==> flow/design.v <==
module cpu(clk,reset,s,load,in,out,N,V,Z,w);
  input clk, reset, s, load;
  input [15:0] in;
  output [15:0] out;
  output N, V, Z, w;
  wire [15:0] instruction_out;
  wire loada,loadb,loads,loadc,write,asel,bsel;
  wire [2:0] status;
  wire [1:0] op, ALUop, shift, vsel;
  wire [2:0] opcode, readnum, writenum, nsel;  
  wire [15:0] sximm5, sximm8; 
  wire [15:0] mdata = 16'b0;
  wire [7:0] PC = 8'b0;
  vDFFE #(16) instruct_reg(clk, load , in, instruction_out);  
  instruct_decoder decoder(   .instruction_out(instruction_out),
			        .nsel(nsel),
				.opcode(opcode),
				.op(op),
				.ALUop(ALUop),
				.sximm5(sximm5),
				.sximm8(sximm8),
				.shift(shift),
				.readnum(readnum),
				.writenum(writenum)
  );
  FSM state_machine(    .clk(clk),
			.reset(reset),
			.s(s),
			.w(w),
			.opcode(opcode),
			.op(op),
			.nsel(nsel),
			.loada(loada),
			.loadb(loadb),
			.loadc(loadc),
			.loads(loads),
			.vsel(vsel),
			.write(write),
			.asel(asel),
			.bsel(bsel)
  );
  datapath DP(          .clk(clk),
			.readnum(readnum),
			.writenum(writenum),
			.write(write),
			.vsel(vsel),
			.loada(loada),
			.loadb(loadb),
			.loadc(loadc),
			.loads(loads),
			.shift(shift),
			.ALUop(ALUop),
			.asel(asel),
			.bsel(bsel),
			.mdata(mdata),
			.status(status),
			.C(out),
			.sximm8(sximm8),
			.sximm5(sximm5),
			.PC(PC)
  );	
  assign N = status[0];
  assign V = status[1]; 
  assign Z = status[2];  
endmodule
module instruct_decoder( instruction_out, 
			 nsel, 
			 opcode,
			 op,
			 ALUop, 
			 sximm5, 
			 sximm8, 
			 shift,
			 readnum,
			 writenum );
  input [15:0] instruction_out;
  input [2:0] nsel;
  output [2:0] opcode;
  output reg [2:0] readnum, writenum;
  output [1:0] shift, ALUop, op;
  output [15:0] sximm5, sximm8;
  wire [2:0] Rn, Rd, Rm;
  wire [4:0] imm5;
  wire [7:0] imm8;
  setval retval(instruction_out,opcode,op,ALUop,imm5,imm8,shift,Rn,Rd,Rm);
  assign sximm5 = imm5[4] ? {11'b11111111111,imm5}:{11'b00000000000,imm5}; 
  assign sximm8 = imm8[7] ? {8'b11111111,imm8}:{8'b00000000,imm8};
  always @(*) 
    case(nsel)
      3'b001: {readnum,writenum} = {Rn,Rn};  
      3'b010: {readnum,writenum} = {Rd,Rd};  
      3'b100: {readnum,writenum} = {Rm,Rm};  
      default: {readnum,writenum} = 6'bx;  
    endcase
endmodule
module setval(instruction_out,opcode,op,ALUop,imm5,imm8,shift,Rn,Rd,Rm);
  input [15:0] instruction_out;
  output reg [2:0] opcode,Rn,Rd,Rm;
  output reg [1:0] op, ALUop, shift;
  output reg [4:0] imm5;
  output reg [7:0] imm8;
  always @(*) begin 
    casex(instruction_out)
	{5'b11010,11'bx}: {opcode,op,ALUop,Rn,imm8,imm5,Rd,shift,Rm} = {instruction_out[15:13],2'b10,2'b0,instruction_out[10:8],instruction_out[7:0],
						5'b0,3'b0,2'b0,3'b0}; 
	{8'b11000000,8'bx}: {opcode,op,ALUop,Rn,imm8,imm5,Rd,shift,Rm} = {instruction_out[15:13],2'b0,2'b0,3'b0,8'b0,5'b0, instruction_out[7:5],
						instruction_out[4:3],instruction_out[2:0]}; 
	{5'b10100,11'bx}: {opcode,op,ALUop,Rn,imm8,imm5,Rd,shift,Rm} = {instruction_out[15:13],2'b0,2'b0,instruction_out[10:8],
						8'b0,5'b0,instruction_out[7:5],instruction_out[4:3],instruction_out[2:0]}; 
	{5'b10101,11'bx}: {opcode,op,ALUop,Rn,imm8,imm5,Rd,shift,Rm} = {instruction_out[15:13],2'b01,2'b01,instruction_out[10:8],
						8'b0,5'b0,3'b0, instruction_out[4:3], instruction_out[2:0]}; 
 	{5'b10110,11'bx}: {opcode,op,ALUop,Rn,imm8,imm5,Rd,shift,Rm} = {instruction_out[15:13],2'b10,2'b10,instruction_out[10:8],
						8'b0,5'b0,instruction_out[7:5],instruction_out[4:3],instruction_out[2:0]}; 
	{5'b10111,11'bx}: {opcode,op,ALUop,Rn,imm8,imm5,Rd,shift,Rm} = {instruction_out[15:13],2'b11,2'b11,3'b0,
						8'b0,5'b0,instruction_out[7:5],instruction_out[4:3],instruction_out[2:0]}; 
	default: {opcode,op,ALUop,Rn,imm8,imm5,Rd,shift,Rm} = {3'bx,2'bx,2'bx,3'bx,8'bx,5'bx,3'bx,2'bx,3'bx};  
    endcase
end
endmodule
module datapath(clk, readnum, vsel, loada, loadb, shift, asel, bsel,
		ALUop, loadc, loads, writenum, write, mdata, 
		status, C, sximm8, PC, sximm5);
  input clk, loada, loadb, loadc, loads, asel, bsel, write;
  input [1:0] vsel;
  input [1:0] shift, ALUop; 
  input [2:0] writenum, readnum;  
  input [15:0] mdata, sximm8, sximm5;
  input [7:0] PC;
  output wire [2:0] status;
  output wire [15:0] C;
  reg [15:0] data_in;
  wire [15:0] muxa, muxb, aout, bout, bout_shift, data_out, ALUout;
  wire [2:0] status_out;
  always @(*)
    case(vsel)
      2'b00: data_in = C;
      2'b01: data_in = {8'b0,PC};
      2'b10: data_in = sximm8;
      2'b11: data_in = mdata;
    endcase
  regfile REGFILE( .clk(clk), 
           		.write(write),
			.writenum(writenum),
			.readnum(readnum),
			.data_in(data_in),
			.data_out(data_out)
  );
  vDFFE #(16) reg_a(clk, loada, data_out, aout);
  vDFFE #(16) reg_b(clk, loadb, data_out, bout); 
  vDFFE #(16) reg_c(clk, loadc, ALUout, C);
  vDFFE #(3) status_block(.clk(clk), .en(loads), .in(status_out), .out(status));
  shifter shift_b(shift, bout, bout_shift);
  assign muxa = asel ? 16'b0:aout;
  assign muxb = bsel ? sximm5:bout_shift;
  alu ALU( .ALUop(ALUop), .Ain(muxa), .Bin(muxb), .out(ALUout), .status(status_out));
endmodule 
module regfile(clk,write,writenum,readnum,data_in,data_out);
  input clk,write;
  input [2:0] writenum, readnum;
  input [15:0] data_in;
  output [15:0] data_out;
  wire [7:0] readout, writeout;
  wire [15:0] R7, R6, R5, R4, R3, R2, R1, R0;
  dec #(3,8) read_num(readnum, readout);
  dec #(3,8) write_num(writenum, writeout);
  vDFFE #(16) write_reg0(clk, (write & writeout[0]), data_in, R0);
  vDFFE #(16) write_reg1(clk, (write & writeout[1]), data_in, R1);
  vDFFE #(16) write_reg2(clk, (write & writeout[2]), data_in, R2);
  vDFFE #(16) write_reg3(clk, (write & writeout[3]), data_in, R3);
  vDFFE #(16) write_reg4(clk, (write & writeout[4]), data_in, R4);
  vDFFE #(16) write_reg5(clk, (write & writeout[5]), data_in, R5);
  vDFFE #(16) write_reg6(clk, (write & writeout[6]), data_in, R6);
  vDFFE #(16) write_reg7(clk, (write & writeout[7]), data_in, R7);
  mux8 #(16) read_mux(R7, R6, R5, R4, R3, R2, R1, R0, readout, data_out);
endmodule
module dec(a,b);
  parameter n = 2;
  parameter m = 4;
  input [n-1:0] a;
  output [m-1:0] b;
  wire[m-1:0] b = 1<<a;
endmodule 
module vDFFE(clk,en,in,out);
  parameter n = 3;
  input clk, en;
  input [n-1:0] in;
  output reg [n-1:0] out;
  wire [n-1:0] nextout;
  assign nextout = en ? in:out;
  always @(posedge clk)
    out <= nextout;
  endmodule 
module mux8(r7, r6, r5, r4, r3, r2, r1, r0, s, b);
  parameter k = 1;
  input [k-1:0] r7, r6, r5, r4, r3, r2, r1, r0;
  input [7:0] s;
  output [k-1:0] b;
  wire [k-1:0] b = ({k{s[0]}} & r0) |
		   ({k{s[1]}} & r1) |    
		   ({k{s[2]}} & r2) |
		   ({k{s[3]}} & r3) | 
		   ({k{s[4]}} & r4) |
		   ({k{s[5]}} & r5) |
		   ({k{s[6]}} & r6) |
		   ({k{s[7]}} & r7) ;
endmodule
module shifter(shift,bin,out);
input [15:0] bin;
input [1:0] shift;
output reg [15:0] out;  
  always @(*) begin
    case(shift) 
      2'b01: out = bin << 1;  
      2'b10: out = bin >> 1;  
      2'b11: out = $signed(bin) >>> 1;  
      default: out = bin;  
    endcase 
  end 
endmodule 
module alu(ALUop,Ain,Bin,out,status);
  input [1:0] ALUop; 
  input [15:0] Ain, Bin;
  output reg [15:0] out;
  output [2:0] status;
  wire ovf;
  wire [15:0] sout;
  Addsub #(16) a(Ain, Bin, 1'b1, sout, ovf);
  assign status[2] = ((out == 16'b0) ? 1'b1:1'b0);  
  assign status[1] = ovf;  
  assign status[0] = out[15];  
  always @(*) begin
    case (ALUop)
      2'b00: out = Ain + Bin;
      2'b01: out = Ain - Bin; 
      2'b10: out = Ain & Bin;
      2'b11: out = ~Bin;
      default: out = 16'bx;
    endcase	
  end
endmodule
module Addsub(a,b,sub,s,ovf);
  parameter n = 8;
  input [n-1:0] a, b;  
  input sub ;  
  output [n-1:0] s;
  output ovf;   
  wire c1, c2;
  assign ovf = c1 ^ c2;  
  Adder1 #(n-1) ai(a[n-2:0],b[n-2:0]^{n-1{sub}},sub,c1,s[n-2:0]);
  Adder1 #(1) as(a[n-1],b[n-1]^sub,c1,c2,s[n-1]);
endmodule 
module Adder1(a,b,cin,cout,s);
  parameter n = 8;
  input [n-1:0] a, b;
  input cin ;
  output [n-1:0] s;
  output cout;
  assign {cout, s} = a + b + cin;
endmodule
module FSM(clk, reset, s, w, opcode, op, nsel,loada,loadb,loadc,vsel,write,loads,asel,bsel);
  input clk, reset, s;
  input [2:0] opcode;
  input [1:0] op;
  output w;
  output reg [2:0] nsel;
  output reg loada,loadb,loadc,loads,write,asel,bsel;
  output reg [1:0] vsel;
  wire [2:0] state;
  reg load_s;
  reg [2:0] next_state;
  assign w = load_s ? 1'b0:1'b1;  
  assign state =  reset ? 3'b000:next_state;
  always @(posedge clk) begin
    casex({reset,w,s,opcode,op,state})
	11'b1xxxxxxxxxx: {load_s, nsel, next_state,loada,loadb,loadc,vsel,write,loads,asel,bsel} 
				<= {1'b0,3'b000,3'b000,1'b0,1'b0,1'b0,2'b00,1'b0,1'b0,1'b0,1'b0};  
	{8'bx10xxxxx,3'b000}: {load_s,nsel,next_state,loada,loadb,loadc,vsel,write,loads,asel,bsel}
				<= {1'b0,3'b000,3'b000,1'b0,1'b0,1'b0,2'b00,1'b0,1'b0,1'b0,1'b0};  
	{8'bx1111010,3'b000}: {load_s, nsel, next_state,loada,loadb,loadc,vsel,write,loads,asel,bsel} 
				<= {1'b1,3'b001,3'b001,1'b0,1'b0,1'b0,2'b10,1'b1,1'b0,1'b0,1'b0};  
	{8'b00x11010,3'b001}: {load_s, nsel, next_state,loada,loadb,loadc,vsel,write,loads,asel,bsel} 
				<= {1'b0,3'b000,3'b000,1'b0,1'b0,1'b0,2'b00,1'b0,1'b0,1'b0,1'b0};  
        {8'b01111000,3'b000}: {load_s, nsel, next_state,loada,loadb,loadc,vsel,write,loads,asel,bsel} 
				<= {1'b1,3'b100,3'b001,1'b0,1'b1,1'b0,2'b10,1'b0,1'b0,1'b0,1'b0};  
	{8'b00x11000,3'b001}: {load_s,nsel,next_state,loada,loadb,loadc,vsel,write,loads,asel,bsel}
				<= {1'b1,3'b000,3'b010,1'b0,1'b0,1'b1,2'b00,1'b0,1'b0,1'b1,1'b0};  
	{8'b00x11000,3'b010}: {load_s,nsel,next_state,loada,loadb,loadc,vsel,write,loads,asel,bsel}
				<= {1'b1,3'b010,3'b011,1'b0,1'b0,1'b0,2'b00,1'b1,1'b0,1'b0,1'b0};  
	{8'b00x11000,3'b011}: {load_s,nsel,next_state,loada,loadb,loadc,vsel,write,loads,asel,bsel}
				<= {1'b0,3'b000,3'b000,1'b0,1'b0,1'b0,2'b00,1'b0,1'b0,1'b0,1'b0};  
	{8'b01110100,3'b000}: {load_s,nsel,next_state,loada,loadb,loadc,vsel,write,loads,asel,bsel}
				<= {1'b1,3'b001,3'b001,1'b1,1'b0,1'b0,2'b10,1'b0,1'b0,1'b0,1'b0};  
	{8'b00x10100,3'b001}: {load_s,nsel,next_state,loada,loadb,loadc,vsel,write,loads,asel,bsel}
				<= {1'b1,3'b100,3'b010,1'b0,1'b1,1'b0,2'b10,1'b0,1'b0,1'b0,1'b0};  
	{8'b00x10100,3'b010}: {load_s,nsel,next_state,loada,loadb,loadc,vsel,write,loads,asel,bsel}
				<= {1'b1,3'b000,3'b011,1'b0,1'b0,1'b1,2'b00,1'b0,1'b0,1'b0,1'b0};  
	{8'b00x10100,3'b011}: {load_s,nsel,next_state,loada,loadb,loadc,vsel,write,loads,asel,bsel}
				<= {1'b1,3'b010,3'b100,1'b0,1'b0,1'b0,2'b00,1'b1,1'b0,1'b0,1'b0};  
	{8'b00x10100,3'b100}: {load_s,nsel,next_state,loada,loadb,loadc,vsel,write,loads,asel,bsel}
				<= {1'b0,3'b000,3'b000,1'b0,1'b0,1'b0,2'b00,1'b0,1'b0,1'b0,1'b0};  
	{8'b01110101,3'b000}: {load_s,nsel,next_state,loada,loadb,loadc,vsel,write,loads,asel,bsel}
				<= {1'b1,3'b001,3'b001,1'b1,1'b0,1'b0,2'b10,1'b0,1'b0,1'b0,1'b0};  
	{8'b00x10101,3'b001}: {load_s,nsel,next_state,loada,loadb,loadc,vsel,write,loads,asel,bsel}
				<= {1'b1,3'b100,3'b010,1'b0,1'b1,1'b0,2'b10,1'b0,1'b0,1'b0,1'b0};  
	{8'b00x10101,3'b010}: {load_s,nsel,next_state,loada,loadb,loadc,vsel,write,loads,asel,bsel}
				<= {1'b1,3'b000,3'b011,1'b0,1'b0,1'b0,2'b00,1'b0,1'b1,1'b0,1'b0};  
   	{8'b00x10101,3'b011}: {load_s,nsel,next_state,loada,loadb,loadc,vsel,write,loads,asel,bsel}
				<= {1'b0,3'b000,3'b000,1'b0,1'b0,1'b0,2'b00,1'b0,1'b0,1'b0,1'b0};  
	{8'b01110110,3'b000}: {load_s,nsel,next_state,loada,loadb,loadc,vsel,write,loads,asel,bsel}
				<= {1'b1,3'b001,3'b001,1'b1,1'b0,1'b0,2'b10,1'b0,1'b0,1'b0,1'b0};  
	{8'b00x10110,3'b001}: {load_s,nsel,next_state,loada,loadb,loadc,vsel,write,loads,asel,bsel}
				<= {1'b1,3'b100,3'b010,1'b0,1'b1,1'b0,2'b10,1'b0,1'b0,1'b0,1'b0};  
	{8'b00x10110,3'b010}: {load_s,nsel,next_state,loada,loadb,loadc,vsel,write,loads,asel,bsel}
				<= {1'b1,3'b000,3'b011,1'b0,1'b0,1'b1,2'b00,1'b0,1'b0,1'b0,1'b0};  
	{8'b00x10110,3'b011}: {load_s,nsel,next_state,loada,loadb,loadc,vsel,write,loads,asel,bsel}
				<= {1'b1,3'b010,3'b100,1'b0,1'b0,1'b0,2'b00,1'b1,1'b0,1'b0,1'b0};  
	{8'b00x10110,3'b100}: {load_s,nsel,next_state,loada,loadb,loadc,vsel,write,loads,asel,bsel}
				<= {1'b0,3'b000,3'b000,1'b0,1'b0,1'b0,2'b00,1'b0,1'b0,1'b0,1'b0};  
	{8'b01110111,3'b000}: {load_s,nsel,next_state,loada,loadb,loadc,vsel,write,loads,asel,bsel}
				<= {1'b1,3'b100,3'b001,1'b0,1'b1,1'b0,2'b10,1'b0,1'b0,1'b1,1'b0};  
	{8'b00x10111,3'b001}: {load_s,nsel,next_state,loada,loadb,loadc,vsel,write,loads,asel,bsel}
				<= {1'b1,3'b000,3'b010,1'b0,1'b0,1'b1,2'b00,1'b0,1'b0,1'b1,1'b0};  
	{8'b00x10111,3'b010}: {load_s,nsel,next_state,loada,loadb,loadc,vsel,write,loads,asel,bsel}
				<= {1'b1,3'b010,3'b011,1'b0,1'b0,1'b0,2'b00,1'b1,1'b0,1'b0,1'b0};  
	{8'b00x10111,3'b011}: {load_s,nsel,next_state,loada,loadb,loadc,vsel,write,loads,asel,bsel}
				<= {1'b0,3'b000,3'b000,1'b0,1'b0,1'b0,2'b00,1'b0,1'b0,1'b0,1'b0};  
	default: {load_s,nsel,next_state,loada,loadb,loadc,vsel,write,loads,asel,bsel}
				<= {1'b0,3'b000,3'b000,1'b0,1'b0,1'b0,2'b00,1'b0,1'b0,1'b0,1'b0};  
   endcase
  end
endmodule 
# From RTL to reports: cpu
# What the tools print for cpu, step after step.
# Lines are those of the file above, counted from 1.
# Operators carry their Yosys type and port widths (W data, S select, Z words).
# A cell with n/a has no value.
dict set report setup {
  design {cpu}
  clk_port {clk}
  lib {sky130hd}
  corner {tt_025C_1v80}
}

# Elaborated design
# Source: Yosys, flattened and elaborated, memories not mapped. Widths are those after wreduce. Registers that Yosys merges into a memory's read port (data or address) are not register bits. Print and check cells do not count. Equal cells are merged and count once.
dict set report word_totals {
  ff_bits 211
  input_bits 20
  out_inout_bits 20
  word_cells 119
}
dict set report classes {
  n_addsub 6
  equal 36
  n_shift 2
  muxes 13
  n_logic 28
  reduce_logical 10
}
# operator n
set op_table {}
lappend op_table {{$pmux W31 S6} 1}
lappend op_table {{$pmux W16 S10} 1}
lappend op_table {{$and A16 B16 Y16} 9}
lappend op_table {{$eq A10 B8 Y1 const B} 12}
lappend op_table {{$or A16 B16 Y16} 7}
lappend op_table {{$pmux W16 S3} 2}
lappend op_table {{$pmux W16 S4} 1}
lappend op_table {{$mux W16} 4}
lappend op_table {{$eq A11 B10 Y1 const B} 5}
lappend op_table {{$eq A5 B5 Y1 const B} 5}
lappend op_table {{$pmux W6 S3} 1}
lappend op_table {{$add A15 B15 Y16} 1}
lappend op_table {{$add A16 B1 Y16 const B} 1}
lappend op_table {{$add A16 B16 Y16} 1}
lappend op_table {{$sub A16 B16 Y16} 1}
lappend op_table {{$not A16 Y16} 1}
lappend op_table {{$logic_not A16 Y1} 1}
lappend op_table {{$shl A2 B3 Y8 const A} 2}
lappend op_table {{$not A15 Y15} 1}
lappend op_table {{$eq A2 B2 Y1 const B} 6}
lappend op_table {{$eq A10 B10 Y1 const B} 1}
lappend op_table {{$reduce_or A2 Y1} 5}
lappend op_table {{$and A1 B1 Y1} 8}
lappend op_table {{$eq A8 B8 Y1 const B} 1}
lappend op_table {{$eq A2 B1 Y1 const B} 3}
lappend op_table {{$reduce_or A3 Y1} 2}
lappend op_table {{$logic_not A2 Y1} 2}
lappend op_table {{$eq A3 B1 Y1 const B} 1}
# Other operator kinds: 8; their cells: 9.

# Logic depth
# Depth = most cells in a row (Yosys ltp): at word level without a register or memory, in the mapped netlist without a sequential cell, where the memories' decode and read muxes count.
dict set report logic_depth {
  word_depth 12
  ABC_AREA 0
  mapped_depth 22
  mapped_depth_nobuf 19
}

# Mapped cells and area
# The flow's flattened synthesis, as Yosys stat reports it; memories are mapped. The netlist is that of the ABC_AREA named above (0 if unset); the other value can give another one.
# Totals and module areas in this step are rounded.
dict set report synth_totals {
  mapped_cells 876
  synth_area_mm2 0.0102
  ffs 208
}
# cell n area_total_um2
set by_type {}
lappend by_type {sky130_fd_sc_hd__edfxtp_1 195 5.86E+03}
lappend by_type {sky130_fd_sc_hd__ha_1 46 575.552}
lappend by_type {sky130_fd_sc_hd__nand2_1 113 424.157}
lappend by_type {sky130_fd_sc_hd__o21ai_0 63 315.302}
lappend by_type {sky130_fd_sc_hd__a21oi_1 55 275.264}
lappend by_type {sky130_fd_sc_hd__dfxtp_1 13 260.25}
lappend by_type {sky130_fd_sc_hd__xnor2_1 23 201.443}
lappend by_type {sky130_fd_sc_hd__nand3_1 38 190.182}
lappend by_type {sky130_fd_sc_hd__nor2_1 50 187.68}
lappend by_type {sky130_fd_sc_hd__a221oi_1 18 157.651}
lappend by_type {sky130_fd_sc_hd__inv_1 40 150.144}
lappend by_type {sky130_fd_sc_hd__nor2b_1 21 131.376}
lappend by_type {sky130_fd_sc_hd__mux2i_1 10 100.096}
lappend by_type {sky130_fd_sc_hd__clkbuf_1 25 93.84}
lappend by_type {sky130_fd_sc_hd__a22oi_1 10 75.072}
lappend by_type {sky130_fd_sc_hd__a31oi_1 10 62.56}
lappend by_type {sky130_fd_sc_hd__buf_6 5 56.304}
lappend by_type {sky130_fd_sc_hd__nand2b_1 8 50.048}
# Other cell types: 56; their cells: 133.
# The figures by module come from a second, unflattened synthesis with its own total; it is not the netlist above.
dict set report hier_totals {
  cells_unflattened 951
  area_unflattened_mm2 0.0117
}
# Each row is one instance without its submodules.
# mod n_inst cells area_mm2 mod_seq_area_mm2
set modules {}
lappend modules {{vDFFE #(n=16)} 12 16 0.00048 0.00048}
lappend modules {alu 1 240 0.00162 0}
lappend modules {{mux8 #(k=16)} 1 96 0.000779 0}
lappend modules {{Adder1 #(n=15)} 1 101 0.000736 0}
lappend modules {datapath 1 65 0.000701 0}
lappend modules {FSM 1 78 0.000689 0.00026}
lappend modules {shifter 1 51 0.000355 0}
lappend modules {setval 1 41 0.000332 0}
lappend modules {instruct_decoder 1 39 0.000284 0}
lappend modules {{Addsub #(n=16)} 1 19 0.00018 0}
lappend modules {dec 2 8 0.0000651 0}
lappend modules {{vDFFE #(n=3)} 1 3 0.0000901 0.0000901}
lappend modules {regfile 1 8 0.00005 0}
lappend modules {{Adder1 #(n=1)} 1 1 0.00002 0}
lappend modules {cpu 1 1 0.0000038 0}

# Worst setup path after synthesis
# Source: OpenSTA report_checks on the synthesized netlist (no wires, ideal clock, input and output delay 20% of the period each), path of least setup slack; recovery checks are left aside. Register names are those of the netlist, which keeps one name where synthesis merged equal registers.
dict set report synth_path {
  path_kind {register -> register}
  startpoint {reg instruct_reg.out[13]}
  endpoint {reg DP.status_block.out[2]}
  tclk_ns 7.0
  setup_ns 0.190
  t_arrival_ns 4.066
  required_ns 6.810
  path_slack_ns 2.744
  delay_ns 4.256
  stages 22
  path_buffers 3
  synth_period_reached_ns 4.256
}
# "delay_ns" is the arrival time less input delay plus setup time.
# "stages" counts driving pins, that of a launching flip-flop among them; a cell with two outputs on the path counts twice.
# "synth_period_reached_ns" = period - worst setup slack (recovery checks aside). The figure is calculated, with input and output delays left at 20% of the set period.
# Between the ends stands the longest chain of elaborated cells between them, by number of cells; it is not shown to be the way that was timed. Of several equally long chains one is given.
# A line is the first line of the expression or statement that the cell stems from. Yosys adds cells for indexed reads and writes and turns some case tables into memories.
dict set report synth_between {
  cell_sequence {sky130_fd_sc_hd__edfxtp_1 sky130_fd_sc_hd__and3b_1 sky130_fd_sc_hd__a31oi_1 sky130_fd_sc_hd__buf_6 sky130_fd_sc_hd__buf_6 sky130_fd_sc_hd__buf_6 sky130_fd_sc_hd__o21ai_0 sky130_fd_sc_hd__and2_1 sky130_fd_sc_hd__ha_1 sky130_fd_sc_hd__nor2_1 sky130_fd_sc_hd__xnor2_1 sky130_fd_sc_hd__ha_1 sky130_fd_sc_hd__nor2b_1 sky130_fd_sc_hd__o31a_1 sky130_fd_sc_hd__o21ba_2 sky130_fd_sc_hd__o21ai_1 sky130_fd_sc_hd__a21oi_1 sky130_fd_sc_hd__a21oi_1 sky130_fd_sc_hd__xor2_1 sky130_fd_sc_hd__o21ai_0 sky130_fd_sc_hd__or2_2 sky130_fd_sc_hd__a2111oi_2}
  elab_chain_cells 9
  cells_between 24
}
# item line_no
set synth_lines {}
lappend synth_lines {{from (decl)} 187} ;# output reg [n-1:0] out;
lappend synth_lines {{from (assign)} 191} ;# out <= nextout;
lappend synth_lines {{$eq A5 B5 Y1} 103} ;# casex(instruction_out)
lappend synth_lines {{$pmux W31 S6} 103}
lappend synth_lines {{$eq A2 B2 Y1} 212} ;# case(shift)
lappend synth_lines {{$pmux W16 S3} 212}
lappend synth_lines {{$mux W16} 154} ;# assign muxb = bsel ? sximm5:bout_shift;
lappend synth_lines {{$sub A16 B16 Y16} 234} ;# 2'b01: out = Ain - Bin;
lappend synth_lines {{$pmux W16 S4} 232} ;# case (ALUop)
lappend synth_lines {{$logic_not A16 Y1} 228} ;# assign status[2] = ((out == 16'b0) ? 1'b1:1'b0);
lappend synth_lines {{$mux W1} 228}
lappend synth_lines {{to (assign)} 191}
lappend synth_lines {{to (decl)} 187}
# Nets of the timed path that keep an RTL name, with a line that drives or declares them; the list need not be complete.
# net line_no
set synth_nets {}
lappend synth_nets {DP.ALU.out[14] 232}

# Worst path after layout
# From the final timing report of flow run C: the path of least setup slack in the routed layout; clock arrival at registers is part of the times.
dict set report layout_path {
  path_kind {register -> register}
  startpoint {reg instruct_reg.out[4]}
  endpoint {reg DP.status_block.out[2]}
  tclk_ns 8.37
  setup_ns 0.21
  t_arrival_ns 5.67
  required_ns 8.66
  path_slack_ns 2.99
  stages 18
  path_buffers 2
}
# Between the ends stands the longest chain of elaborated cells between them, by number of cells; it is not shown to be the way that was timed. Of several equally long chains one is given.
dict set report layout_between {
  cell_sequence {sky130_fd_sc_hd__edfxtp_1 sky130_fd_sc_hd__clkbuf_1 sky130_fd_sc_hd__buf_1 sky130_fd_sc_hd__nand3b_1 sky130_fd_sc_hd__o221ai_2 sky130_fd_sc_hd__ha_1 sky130_fd_sc_hd__nand2_1 sky130_fd_sc_hd__o21ai_0 sky130_fd_sc_hd__fa_1 sky130_fd_sc_hd__nor2b_1 sky130_fd_sc_hd__o31a_1 sky130_fd_sc_hd__a211oi_1 sky130_fd_sc_hd__a31oi_1 sky130_fd_sc_hd__o21ai_1 sky130_fd_sc_hd__or4_1 sky130_fd_sc_hd__nor3_1 sky130_fd_sc_hd__nand4b_1 sky130_fd_sc_hd__a2111oi_2}
  elab_chain_cells 8
  cells_between 13
}
# item line_no
set layout_lines {}
lappend layout_lines {{from (decl)} 187} ;# output reg [n-1:0] out;
lappend layout_lines {{from (assign)} 191} ;# out <= nextout;
lappend layout_lines {{$pmux W31 S6} 103} ;# casex(instruction_out)
lappend layout_lines {{$eq A2 B2 Y1} 212} ;# case(shift)
lappend layout_lines {{$pmux W16 S3} 212}
lappend layout_lines {{$mux W16} 154} ;# assign muxb = bsel ? sximm5:bout_shift;
lappend layout_lines {{$sub A16 B16 Y16} 234} ;# 2'b01: out = Ain - Bin;
lappend layout_lines {{$pmux W16 S4} 232} ;# case (ALUop)
lappend layout_lines {{$logic_not A16 Y1} 228} ;# assign status[2] = ((out == 16'b0) ? 1'b1:1'b0);
lappend layout_lines {{$mux W1} 228}
lappend layout_lines {{to (assign)} 191}
lappend layout_lines {{to (decl)} 187}
# Nets of the timed path that keep an RTL name, with a line that drives or declares them; the list need not be complete.
# net line_no
set layout_nets {}
lappend layout_nets {DP.ALU.out[4] 232}

# Top module cpu; platform sky130hd; tools Yosys and OpenROAD; 3 stored runs in no particular order. Input and output delays are each 20% of the period that was set; the output load is 0.01 pF.
# By "achieved_clock_period_ns" is meant the clock period of the run minus its worst setup slack. This is arithmetic on one report: input and output delays are still those of the set period (20% each).
# "power_total_mw": no workload was simulated; the value follows from the tool's default switching activity.
# The measured numbers are rounded.
run="flow run A" settings ABC_AREA=1 CELL_PAD_IN_SITES_DETAIL_PLACEMENT=1 CELL_PAD_IN_SITES_GLOBAL_PLACEMENT=0 CORE_MARGIN=6 CORE_UTILIZATION=63 CTS_CLUSTER_SIZE=50 PLACE_DENSITY=0.73 SETUP_SLACK_MARGIN=0.59 period_ns=3.07 CAP_MARGIN=20 SLEW_MARGIN=20
run="flow run A" outcome="no final report: placement broke off with DPL-0033"
run="flow run B" settings ABC_AREA=0 CAP_MARGIN=30 CELL_PAD_IN_SITES_DETAIL_PLACEMENT=0 CELL_PAD_IN_SITES_GLOBAL_PLACEMENT=3 CORE_ASPECT_RATIO=0.85 CORE_MARGIN=8 CORE_UTILIZATION=64 CTS_CLUSTER_DIAMETER=363 CTS_CLUSTER_SIZE=100 GPL_TIMING_DRIVEN=0 MIN_ROUTING_LAYER="met1" PLACE_DENSITY_LB_ADDON=0.29 period_ns=9.7 SLEW_MARGIN=20
run="flow run B" outcome="no final report: placement broke off with FLW-0024"
run="flow run C" settings ABC_AREA=0 CELL_PAD_IN_SITES_DETAIL_PLACEMENT=0 CORE_MARGIN=9 CORE_UTILIZATION=24 GPL_TIMING_DRIVEN=0 PLACE_DENSITY_LB_ADDON=0.19 SETUP_SLACK_MARGIN=1.47 SLEW_MARGIN=35 TNS_END_PERCENT=90 period_ns=8.37 CAP_MARGIN=20
run="flow run C" results post_synth_area_mm2=0.0102 hold_ws_ns=0.505 power_total_mw=2.52 achieved_clock_period_ns=5.384 final_cell_area_mm2=0.0123 total_negative_slack_ns=0.000 final_die_area_mm2=0.0504 fin_ws_ns=2.99
